==> flow/design.v <==
module DirectMappedCache #( parameter       BLOCK_SIZE = 32,
                            parameter       NUM_OF_BLOCKS_PER_LINE = 4,
                            parameter       NUM_OF_CACHE_LINES = 4,
                            parameter       ADDRESS_SIZE = 32
                            )
(
input rst_n_i, clk_i, read_i, write_i, write_line_i, read_line_i,
input [ADDRESS_SIZE - 1: 0] address_i,
input [BLOCK_SIZE - 1: 0] data_i,
input [NUM_OF_BLOCKS_PER_LINE*BLOCK_SIZE - 1 : 0] line_i,  
output reg [BLOCK_SIZE - 1: 0] data_o,
output reg [NUM_OF_BLOCKS_PER_LINE*BLOCK_SIZE - 1 : 0] line_o,
output reg [ADDRESS_SIZE - 1: 0]                        address_o,
output reg hit_o, read_flush_o, read_fetch_o, write_flush_o, write_fetch_o
);
reg rst_n_reg, read_reg, write_reg, write_line_reg, read_line_reg;
reg [ADDRESS_SIZE - 1: 0] address_reg;
reg [BLOCK_SIZE - 1: 0] data_i_reg;
reg [NUM_OF_BLOCKS_PER_LINE*BLOCK_SIZE - 1 : 0] line_i_reg;
localparam BLOCK_OFFSET_LENGTH = $clog2(NUM_OF_BLOCKS_PER_LINE);
localparam INDEX_LENGTH = $clog2(NUM_OF_CACHE_LINES);
localparam TAG_LENGTH = ADDRESS_SIZE - BLOCK_OFFSET_LENGTH - INDEX_LENGTH;
localparam DIRTY_BIT = 1'b1;  
localparam VALID_BIT = 1'b1;  
localparam CACHE_LINE_LENGTH = DIRTY_BIT + VALID_BIT + TAG_LENGTH + NUM_OF_BLOCKS_PER_LINE * BLOCK_SIZE;
localparam DIRTY_BIT_INDEX = CACHE_LINE_LENGTH - 1;
localparam VALID_BIT_INDEX = CACHE_LINE_LENGTH - 1 - DIRTY_BIT;
localparam TAG_INDEX = CACHE_LINE_LENGTH -1 - DIRTY_BIT - VALID_BIT;
wire [BLOCK_OFFSET_LENGTH - 1: 0] block_offset;
wire [INDEX_LENGTH - 1: 0] index;
wire [TAG_LENGTH - 1: 0] tag;
reg  [CACHE_LINE_LENGTH - 1: 0] cache [NUM_OF_CACHE_LINES - 1: 0];  
integer i;
assign index = address_reg[INDEX_LENGTH + BLOCK_OFFSET_LENGTH - 1 -: INDEX_LENGTH];
assign block_offset = address_reg[BLOCK_OFFSET_LENGTH - 1 -: BLOCK_OFFSET_LENGTH];
assign tag = address_reg[ADDRESS_SIZE - 1 -: TAG_LENGTH];
always @(posedge clk_i) begin
     rst_n_reg <= rst_n_i;
     read_reg <= read_i;
     write_reg <= write_i;
     write_line_reg <= write_line_i;
     read_line_reg <= read_line_i;
     address_reg <= address_i;
     data_i_reg <= data_i;
     line_i_reg <= line_i;
end
always @(posedge clk_i ) begin  
    if(!rst_n_reg) begin
        hit_o <= 0;
        read_flush_o <= 0;
        read_fetch_o <= 0;
        write_flush_o <= 0;
        write_fetch_o <= 0;
        for(i = 0; i < NUM_OF_CACHE_LINES; i = i + 1) begin
            cache[i][VALID_BIT_INDEX] <= 0;
        end
    end
    hit_o <= 0;
    read_flush_o <= 0;
    read_fetch_o <= 0;
    write_flush_o <= 0;
    write_fetch_o <= 0;
    if(read_reg) begin 
        if(cache[index][VALID_BIT_INDEX] && cache[index][TAG_INDEX -: TAG_LENGTH] == tag) begin
            hit_o <= 1;
            data_o <= cache[index][block_offset*BLOCK_SIZE + BLOCK_SIZE - 1 -: BLOCK_SIZE];
        end
        else if(cache[index][VALID_BIT_INDEX] && cache[index][DIRTY_BIT_INDEX] && !(cache[index][TAG_INDEX -: TAG_LENGTH] == tag)) begin
            read_flush_o <= 1;
        end
        else if(cache[index][VALID_BIT_INDEX] && !cache[index][DIRTY_BIT_INDEX] && !(cache[index][TAG_INDEX -: TAG_LENGTH] == tag)) begin
            read_fetch_o <= 1;
        end
        else if(!cache[index][VALID_BIT_INDEX]) begin
            read_fetch_o <= 1;
        end
    end
    if(write_reg) begin
        if(cache[index][VALID_BIT_INDEX] && cache[index][TAG_INDEX -: TAG_LENGTH] == tag) begin
            hit_o <= 1;
            read_flush_o <= 0;
            read_fetch_o <= 0;
            write_flush_o <= 0;
            write_fetch_o <= 0;
            cache[index][ DIRTY_BIT_INDEX ] <= 1;
            cache[index][ block_offset*BLOCK_SIZE + BLOCK_SIZE - 1 -: BLOCK_SIZE] <= data_i_reg;
        end
        else if(cache[index][VALID_BIT_INDEX] && cache[index][DIRTY_BIT_INDEX] && !(cache[index][TAG_INDEX -: TAG_LENGTH] == tag)) begin
            hit_o <= 0;
            read_flush_o <= 0;
            read_fetch_o <= 0;
            write_flush_o <= 1;
            write_fetch_o <= 0;
        end
        else if(cache[index][VALID_BIT_INDEX] && !cache[index][DIRTY_BIT_INDEX] && !(cache[index][TAG_INDEX -: TAG_LENGTH] == tag)) begin
            hit_o <= 0;
            read_flush_o <= 0;
            read_fetch_o <= 0;
            write_flush_o <= 0;
            write_fetch_o <= 1;
        end
        else if(!cache[index][VALID_BIT_INDEX]) begin
            hit_o <= 0;
            read_flush_o <= 0;
            read_fetch_o <= 0;
            write_flush_o <= 0;
            write_fetch_o <= 1;
        end
        else begin
            hit_o <= 0;
            read_flush_o <= 0;
            read_fetch_o <= 0;
            write_flush_o <= 0;
            write_fetch_o <= 0;
        end
    end
    if(write_line_reg) begin
        cache[index] <= {1'b0, 1'b1, tag, line_i_reg};
    end
    if(read_line_reg) begin
        hit_o <= 1;
        read_flush_o <= 0;
        read_fetch_o <= 0;
        write_flush_o <= 0;
        write_fetch_o <= 0;
        line_o <= cache[index][(TAG_INDEX - TAG_LENGTH) -: NUM_OF_BLOCKS_PER_LINE*BLOCK_SIZE];
        address_o <= { cache[index][ TAG_INDEX -: TAG_LENGTH ], index, {BLOCK_OFFSET_LENGTH{1'b0}}};
    end
end
endmodule
module DMC_Controller #(
                            parameter       BLOCK_SIZE = 32,
                            parameter       NUM_OF_BLOCKS_PER_LINE = 4,
                            parameter       NUM_OF_CACHE_LINES = 4,
                            parameter       ADDRESS_SIZE = 32
)
(
input                                                   clk_i,
input                                                   rst_n_i,
input                                                   write_i,
input                                                   read_i,
input                                                   hit_i,
input                                                   start_from_CPU_i,
input                                                   read_flush_i,
input                                                   read_fetch_i,
input                                                   write_flush_i,
input                                                   write_fetch_i,
input       [ADDRESS_SIZE - 1: 0]                       address_from_CPU_i,
input       [ADDRESS_SIZE - 1: 0]                       address_from_cache_i,
input       [BLOCK_SIZE - 1: 0]                         data_from_CPU_i,
input       [BLOCK_SIZE - 1: 0]                         data_from_cache_i,
input       [BLOCK_SIZE - 1: 0]                         data_from_memory_i,
input       [NUM_OF_BLOCKS_PER_LINE*BLOCK_SIZE - 1: 0]  line_i,
output  reg [BLOCK_SIZE - 1: 0]                         data_to_CPU_o,
output  reg [BLOCK_SIZE - 1: 0]                         data_to_cache_o,
output  reg [BLOCK_SIZE - 1: 0]                         data_to_memory_o,
output  reg [NUM_OF_BLOCKS_PER_LINE*BLOCK_SIZE - 1: 0]  line_o,
output  reg [ADDRESS_SIZE - 1: 0]                       address_to_cache_o,
output  reg [ADDRESS_SIZE - 1: 0]                       address_to_memory_o,
output  reg                                             ready_to_CPU_o,
output  reg                                             mem_read_o,
output  reg                                             mem_write_o,
output  reg                                             read_o,
output  reg                                             read_line_o,
output  reg                                             write_o,
output  reg                                             write_line_o
        );
localparam HIT = 0;
localparam READ_FLUSH = 1;
localparam READ_FETCH = 2;
localparam WRITE_FLUSH = 3;
localparam WRITE_FETCH = 4;
localparam READY = 0;
localparam READ = 1;
localparam READ_RESPONSE = 2;
localparam WRITE = 3;
localparam WRITE_RESPONSE = 4;
localparam FLUSH_CACHE_LINE = 5;
localparam READ_LINE = 6;
localparam WRITE_TO_MEM = 7;
localparam READ_FROM_MEM = 8;
localparam WAIT_MEM_READ = 9;
localparam RECEIVE_FROM_MEM = 10;
localparam WRITE_LINE = 11;
reg [$clog2(NUM_OF_BLOCKS_PER_LINE): 0] block_count;
reg [NUM_OF_BLOCKS_PER_LINE*BLOCK_SIZE - 1: 0] local_line;
reg [ADDRESS_SIZE - 1: 0] address_reg, address_from_cache_reg;
reg [BLOCK_SIZE - 1: 0] data_from_CPU_reg, data_from_cache_reg;
reg read_reg, write_reg;
reg [5:0] state;
wire [4:0] response;  
wire [ADDRESS_SIZE - 1: 0] line_address = {address_reg[ADDRESS_SIZE - 1: $clog2(NUM_OF_BLOCKS_PER_LINE)], {$clog2(NUM_OF_BLOCKS_PER_LINE){1'b0}}};
integer i;
always@(posedge clk_i) begin
    if(!rst_n_i) begin
        state <= READY;
        ready_to_CPU_o <= 0;
        mem_read_o <= 0;
        mem_write_o <= 0;
        read_o <= 0;
        read_line_o <= 0;
        write_o <= 0;
        write_line_o <= 0;
    end
    else
    case(state)
        READY: begin
            data_to_CPU_o <= data_from_cache_reg;  
            ready_to_CPU_o <= 1;
            if(start_from_CPU_i) begin
                address_reg <= address_from_CPU_i;
                data_from_CPU_reg <= data_from_CPU_i;
                read_reg <= read_i;
                write_reg <= write_i;
                ready_to_CPU_o <= 0;
                block_count <= 0;
                if(read_i) begin
                    state <= READ;
                end
                else if(write_i) begin
                    state <= WRITE;
                end
                else begin  
                    state <= READY;
                    $display("START RECEIEVED FROM CPU WITH NO INSTRUCTION");
                end
            end
        end
        READ: begin
            read_o <= 1;
            address_to_cache_o <= address_reg;
            state <= READ_RESPONSE;
            write_line_o <= 0;
        end
        READ_RESPONSE: begin
            read_o <= 0;
            if(hit_i == 1) begin
                data_from_cache_reg <= data_from_cache_i;
                state <= READY;
            end
            else if(read_flush_i == 1) begin
                state <= FLUSH_CACHE_LINE;
            end
            else if(read_fetch_i == 1) begin
                state <= READ_FROM_MEM;
            end
            else begin
                state <= READ_RESPONSE;
            end
        end
        WRITE: begin
            data_to_cache_o <= data_from_CPU_reg;
            write_o <= 1;
            address_to_cache_o <= address_reg;
            write_line_o <= 0;
            state <= WRITE_RESPONSE;
        end
        WRITE_RESPONSE: begin
            write_o <= 0;
            if(hit_i == 1) begin
                state <= READY;
            end
            else if(write_flush_i == 1) begin
                state <= FLUSH_CACHE_LINE;
            end
            else if(write_fetch_i == 1) begin
                state <= READ_FROM_MEM;
            end
            else begin
                state <= WRITE_RESPONSE;
            end
        end
        FLUSH_CACHE_LINE: begin
            address_to_cache_o <= address_reg;
            read_line_o <= 1;
            state <= READ_LINE;
        end
        READ_LINE: begin
            read_line_o <= 0;
            if(hit_i == 1) begin
                local_line <= line_i;
                address_from_cache_reg <= address_from_cache_i;
                state <= WRITE_TO_MEM;
            end
        end
        WRITE_TO_MEM: begin
            block_count <= block_count + 1;
            if(block_count < NUM_OF_BLOCKS_PER_LINE) begin  
                mem_write_o <= 1;
                data_to_memory_o <= local_line[block_count*BLOCK_SIZE + BLOCK_SIZE  - 1 -: BLOCK_SIZE];   
                address_to_memory_o <= (address_from_cache_reg + block_count);
            end
            else begin
                block_count <= 0;
                mem_write_o <= 0;
                state <= READ_FROM_MEM;
            end
        end
        READ_FROM_MEM: begin
            mem_read_o <= 1;
            address_to_memory_o <= (line_address + block_count);
            state <= WAIT_MEM_READ;
        end
        WAIT_MEM_READ: begin
            mem_read_o <= 0;
            state <= RECEIVE_FROM_MEM;
        end
        RECEIVE_FROM_MEM: begin
            if(block_count < NUM_OF_BLOCKS_PER_LINE)
                local_line[(block_count * BLOCK_SIZE) + BLOCK_SIZE - 1 -: BLOCK_SIZE]  <= data_from_memory_i;
            block_count <= block_count + 1;
            if(block_count < NUM_OF_BLOCKS_PER_LINE) begin
                state <= READ_FROM_MEM;
            end
            else begin
                block_count <= 0;
                state <= WRITE_LINE;
            end
        end
        WRITE_LINE: begin
            line_o <= local_line;
            write_line_o <= 1;
            address_to_cache_o <= address_reg;
            if(read_reg) begin
                state <= READ;
            end
            else if(write_reg) begin
                state <= WRITE;
            end
            else begin
                $display("GOT TO WRITE_LINE WITH INVALID INSTRUCTION");
                state <= READY;
            end
        end
    endcase
end
endmodule
module dmc_top (
    input         clk_i,
    input         rst_n_i,
    input         start_i,
    input         read_i,
    input         write_i,
    input  [31:0] address_i,
    input  [31:0] data_i,
    output [31:0] data_o,
    output        ready_o,
    output        mem_read_o,
    output        mem_write_o,
    output [31:0] mem_address_o,
    output [31:0] mem_data_o,
    input  [31:0] mem_data_i
);
localparam BLOCK_SIZE = 32;
localparam NUM_OF_BLOCKS_PER_LINE = 4;
localparam NUM_OF_CACHE_LINES = 4;
localparam ADDRESS_SIZE = 32;
localparam LINE_SIZE = NUM_OF_BLOCKS_PER_LINE * BLOCK_SIZE;
wire hit, read_flush, read_fetch, write_flush, write_fetch;
wire cache_read, cache_write, cache_read_line, cache_write_line;
wire [BLOCK_SIZE - 1: 0]   data_from_cache, data_to_cache;
wire [ADDRESS_SIZE - 1: 0] address_from_cache, address_to_cache;
wire [LINE_SIZE - 1: 0]    line_from_cache, line_to_cache;
DMC_Controller #(.BLOCK_SIZE(BLOCK_SIZE), .NUM_OF_BLOCKS_PER_LINE(NUM_OF_BLOCKS_PER_LINE),
                 .NUM_OF_CACHE_LINES(NUM_OF_CACHE_LINES), .ADDRESS_SIZE(ADDRESS_SIZE)) controller (
    .clk_i(clk_i),
    .rst_n_i(rst_n_i),
    .write_i(write_i),
    .read_i(read_i),
    .hit_i(hit),
    .start_from_CPU_i(start_i),
    .read_flush_i(read_flush),
    .read_fetch_i(read_fetch),
    .write_flush_i(write_flush),
    .write_fetch_i(write_fetch),
    .address_from_CPU_i(address_i),
    .address_from_cache_i(address_from_cache),
    .data_from_CPU_i(data_i),
    .data_from_cache_i(data_from_cache),
    .data_from_memory_i(mem_data_i),
    .line_i(line_from_cache),
    .data_to_CPU_o(data_o),
    .data_to_cache_o(data_to_cache),
    .data_to_memory_o(mem_data_o),
    .line_o(line_to_cache),
    .address_to_cache_o(address_to_cache),
    .address_to_memory_o(mem_address_o),
    .ready_to_CPU_o(ready_o),
    .mem_read_o(mem_read_o),
    .mem_write_o(mem_write_o),
    .read_o(cache_read),
    .read_line_o(cache_read_line),
    .write_o(cache_write),
    .write_line_o(cache_write_line)
);
DirectMappedCache #(.BLOCK_SIZE(BLOCK_SIZE), .NUM_OF_BLOCKS_PER_LINE(NUM_OF_BLOCKS_PER_LINE),
                    .NUM_OF_CACHE_LINES(NUM_OF_CACHE_LINES), .ADDRESS_SIZE(ADDRESS_SIZE)) cache (
    .rst_n_i(rst_n_i),
    .clk_i(clk_i),
    .read_i(cache_read),
    .write_i(cache_write),
    .write_line_i(cache_write_line),
    .read_line_i(cache_read_line),
    .address_i(address_to_cache),
    .data_i(data_to_cache),
    .line_i(line_to_cache),
    .data_o(data_from_cache),
    .line_o(line_from_cache),
    .address_o(address_from_cache),
    .hit_o(hit),
    .read_flush_o(read_flush),
    .read_fetch_o(read_fetch),
    .write_flush_o(write_flush),
    .write_fetch_o(write_fetch)
);
endmodule
## Reports on dmc_top

The steps from the RTL of dmc_top to its reports follow in flow order.
Lines are those of the file above, counted from 1.
Operators: Yosys type, input widths -> output width; for muxes data width and select width s.
A cell with - has no value.

| design | value |
|---|---|
| design top | dmc_top |
| clock port | clk_i |
| library | sky130hd |
| corner | tt_025C_1v80 |

## Word-level counts

Counts by Yosys on the flattened word-level netlist (proc, flatten, opt, wreduce; memories kept). Print and check cells are left out. Cells with the same type and inputs are merged into one.
Yosys's memory passes give these memory sizes; they may raise the number of words (mostly to a power of two), join words into wider ones and drop unused or constant bits.

| storage and ports | value |
|---|---|
| bits in read-only memories | 0 |
| memory bits (writable) | 632 |
| memory cells | 1 |
| output and inout bits | 99 |
| flip-flop bits (word level) | 952 |
| input bits | 101 |
| bits in latches | 0 |

Memory list:

| memory | words | bits a word | RTL line | RTL |
|---|---|---|---|---|
| cache.cache | 4 | 158 | 32 | `reg  [CACHE_LINE_LENGTH - 1: 0] cache [NUM_OF_CACHE_LINES - 1: 0];` |

| cells by class | value |
|---|---|
| divide/modulo/power cells | 0 |
| magnitude comparators | 1 |
| add/subtract/negate cells | 12 |
| multiply operators | 0 |
| muxes and demuxes | 218 |
| shifts and indexed selects | 6 |
| reduce/logical cells | 35 |
| equal/unequal tests | 17 |
| bitwise gates (word level) | 164 |

Operators with widths:

| kind | number |
|---|---|
| $mux 158 | 8 |
| $pmux 128 s2 | 1 |
| $mux 128 | 2 |
| $mux 1 | 182 |
| $or 1x1->1 | 159 |
| $shiftx 158x32->32 | 1 |
| $shl 32x32->158 | 1 |
| $shl 32x32->158 const A | 1 |
| $and 128x128->128 | 1 |
| $or 128x128->128 | 1 |
| $shiftx 128x32->32 | 1 |
| $not 128->128 | 1 |
| $shift 32x33->128 | 1 |
| $shift 32x33->128 const A | 1 |
| $pmux 6 s12 | 1 |
| $add 32x1->32 const B | 2 |
| $sub 32x1->32 const B | 2 |
| $add 32x3->32 | 2 |
| $sub 32x6->32 const B | 2 |
| $pmux 32 s2 | 1 |
| $mux 6 | 9 |
| $neg 32->33 | 1 |
| $mux 32 | 1 |
| $eq 28x28->1 | 1 |
| $eq 6x3->1 const B | 4 |
| $eq 6x4->1 const B | 4 |
| $reduce_and 3->1 | 6 |
| $reduce_bool 2->1 | 7 |

Not listed: further kinds 24, cells in them 49.

## Depth

Longest topological path by Yosys (ltp), each cell counted once; first at word level (registers and memories cut), then after technology mapping (sequential cells cut; the memories' decode and read muxes count).

| logic depth | value |
|---|---|
| word-level depth | 11 |
| ABC_AREA | 0 |
| gate-level depth with buffers | 15 |
| depth with buffers taken out | 10 |

## Mapped cells and area

The flow's flattened synthesis, as Yosys stat reports it; memories are mapped. The netlist is that of the ABC_AREA named above (0 if unset); the other value can give another one.
The area totals of this step are shown rounded.

Cell types:

| cell | number | area in all (um^2) |
|---|---|---|
| sky130_fd_sc_hd__edfxtp_1 | 1365 | 4.1E+04 |
| sky130_fd_sc_hd__mux4_2 | 218 | 4.91E+03 |
| sky130_fd_sc_hd__dfxtp_1 | 225 | 4504.32 |
| sky130_fd_sc_hd__a22o_1 | 133 | 1.16E+03 |
| sky130_fd_sc_hd__mux2i_1 | 115 | 1.15E+03 |
| sky130_fd_sc_hd__a21oi_1 | 149 | 745.715 |
| sky130_fd_sc_hd__nor2_1 | 157 | 589.315 |
| sky130_fd_sc_hd__clkbuf_1 | 106 | 397.882 |
| sky130_fd_sc_hd__xnor2_1 | 38 | 332.819 |
| sky130_fd_sc_hd__a22oi_1 | 39 | 292.781 |
| sky130_fd_sc_hd__and2_1 | 42 | 262.752 |
| sky130_fd_sc_hd__nor2b_1 | 34 | 212.704 |
| sky130_fd_sc_hd__xor2_1 | 23 | 201.443 |
| sky130_fd_sc_hd__nand2_1 | 35 | 131.376 |
| sky130_fd_sc_hd__nand3_1 | 22 | 110.106 |
| sky130_fd_sc_hd__buf_2 | 19 | 95.091 |
| sky130_fd_sc_hd__a211oi_1 | 10 | 75.072 |
| sky130_fd_sc_hd__ha_1 | 6 | 75.072 |

Not listed: further types 41, cells in them 134.

| mapped netlist | value |
|---|---|
| sequential part of the area | 45000 um^2 |
| standard cells after synthesis | 2870 |
| flip-flop cells | 1590 |
| synthesis area | 57000 um^2 |
| buffer cells | 145 |

By module: a second synthesis without flattening, with its own total; a netlist apart from the flattened one above.

| second synthesis, totals | value |
|---|---|
| cell total of the unflattened synthesis | 2903 |
| area total of the unflattened synthesis | 58000 um^2 |

Rows give one instance, submodules left out.

By module:

| module | times used | cells | area (um^2) |
|---|---|---|---|
| DirectMappedCache | 1 | 1554 | 35000 |
| DMC_Controller | 1 | 1349 | 23000 |
| dmc_top | 1 | 0 | 0.0 |

Subject: flow runs of dmc_top

Hi,

Record of 6 stored runs of the RTL-to-layout flow on dmc_top, platform sky130hd. The runs are unordered. Constraints: input delay and output delay 20% of the set period each, output load 0.01 pF.
By "achieved clock period" is meant the clock period of the run minus its worst setup slack. This is arithmetic on one report: input and output delays are still those of the set period (20% each).
"total design power" rests on the timing tool's default activity at the inputs, not on a simulated workload.
The measured numbers are rounded.

#### Entry A

| setting | value |
|---|---|
| CORE_UTILIZATION | `40` |
| period_ns | `5.0` |
| CAP_MARGIN | `20` |
| CORE_MARGIN | `2` |
| SLEW_MARGIN | `20` |

| result | value |
|---|---|
| smallest setup slack | 880 ps |
| standard-cell area of the final layout | 67000 um^2 |
| cell area after synthesis | 57000 um^2 |
| achieved clock period | 4121 ps |
| final utilization | 0.48 |
| total design power | 27000 µW |
| die outline area | 150000 um^2 |
| setup total negative slack | 0 ps |

#### Entry B

| setting | value |
|---|---|
| ABC_AREA | `1` |
| CAP_MARGIN | `15` |
| CORE_UTILIZATION | `29` |
| CTS_CLUSTER_DIAMETER | `40` |
| MIN_ROUTING_LAYER | `met2` |
| PLACE_DENSITY_LB_ADDON | `0.05` |
| SETUP_SLACK_MARGIN | `0.34` |
| period_ns | `2.54` |
| CORE_MARGIN | `2` |
| SLEW_MARGIN | `20` |

| result | value |
|---|---|
| smallest setup slack | -460 ps |
| standard-cell area of the final layout | 80000 um^2 |
| cell area after synthesis | 58000 um^2 |
| achieved clock period | 2998 ps |
| final utilization | 0.4 |
| total design power | 70000 µW |
| die outline area | 200000 um^2 |
| setup total negative slack | -230000 ps |

#### Entry C

| setting | value |
|---|---|
| CAP_MARGIN | `10` |
| CORE_ASPECT_RATIO | `0.81` |
| CORE_UTILIZATION | `57` |
| CTS_CLUSTER_DIAMETER | `325` |
| CTS_CLUSTER_SIZE | `20` |
| HOLD_SLACK_MARGIN | `0.05` |
| MIN_ROUTING_LAYER | `met2` |
| PLACE_DENSITY_LB_ADDON | `0.02` |
| SETUP_SLACK_MARGIN | `0.31` |
| SLEW_MARGIN | `10` |
| TNS_END_PERCENT | `40` |
| period_ns | `4.55` |
| CORE_MARGIN | `2` |

| result | value |
|---|---|
| smallest setup slack | 450 ps |
| standard-cell area of the final layout | 64000 um^2 |
| cell area after synthesis | 57000 um^2 |
| achieved clock period | 4102 ps |
| final utilization | 0.65 |
| total design power | 25000 µW |
| die outline area | 100000 um^2 |
| setup total negative slack | 0 ps |

#### Entry D

| setting | value |
|---|---|
| ABC_AREA | `0` |
| CAP_MARGIN | `15` |
| CELL_PAD_IN_SITES_DETAIL_PLACEMENT | `1` |
| CELL_PAD_IN_SITES_GLOBAL_PLACEMENT | `0` |
| CORE_ASPECT_RATIO | `0.7` |
| CORE_UTILIZATION | `57` |
| CTS_CLUSTER_DIAMETER | `325` |
| CTS_CLUSTER_SIZE | `20` |
| GPL_ROUTABILITY_DRIVEN | `0` |
| HOLD_SLACK_MARGIN | `0.18` |
| MIN_ROUTING_LAYER | `met2` |
| PLACE_DENSITY_LB_ADDON | `0.02` |
| SETUP_SLACK_MARGIN | `1.46` |
| SLEW_MARGIN | `10` |
| TNS_END_PERCENT | `40` |
| period_ns | `5.76` |
| CORE_MARGIN | `2` |

| result | value |
|---|---|
| smallest setup slack | 1300 ps |
| standard-cell area of the final layout | 64000 um^2 |
| cell area after synthesis | 57000 um^2 |
| achieved clock period | 4479 ps |
| final utilization | 0.64 |
| total design power | 20000 µW |
| die outline area | 100000 um^2 |
| setup total negative slack | 0 ps |

#### Entry E

| setting | value |
|---|---|
| CELL_PAD_IN_SITES_DETAIL_PLACEMENT | `2` |
| CTS_CLUSTER_DIAMETER | `140` |
| GPL_TIMING_DRIVEN | `0` |
| MAX_ROUTING_LAYER | `met4` |
| period_ns | `5.3` |
| CAP_MARGIN | `20` |
| CORE_MARGIN | `2` |
| CORE_UTILIZATION | `40` |
| SLEW_MARGIN | `20` |

| result | value |
|---|---|
| smallest setup slack | -58 ps |
| standard-cell area of the final layout | 69000 um^2 |
| cell area after synthesis | 57000 um^2 |
| achieved clock period | 5358 ps |
| final utilization | 0.49 |
| total design power | 27000 µW |
| die outline area | 150000 um^2 |
| setup total negative slack | -940 ps |

#### Entry F

| setting | value |
|---|---|
| CELL_PAD_IN_SITES_GLOBAL_PLACEMENT | `0` |
| CORE_ASPECT_RATIO | `1.87` |
| CORE_UTILIZATION | `47` |
| PLACE_DENSITY_LB_ADDON | `0.3` |
| SETUP_SLACK_MARGIN | `0.15` |
| period_ns | `2.39` |
| CAP_MARGIN | `20` |
| CORE_MARGIN | `2` |
| SLEW_MARGIN | `20` |

| result | value |
|---|---|
| smallest setup slack | -800 ps |
| standard-cell area of the final layout | 69000 um^2 |
| cell area after synthesis | 57000 um^2 |
| achieved clock period | 3185 ps |
| final utilization | 0.57 |
| total design power | 55000 µW |
| die outline area | 120000 um^2 |
| setup total negative slack | -420000 ps |

Regards
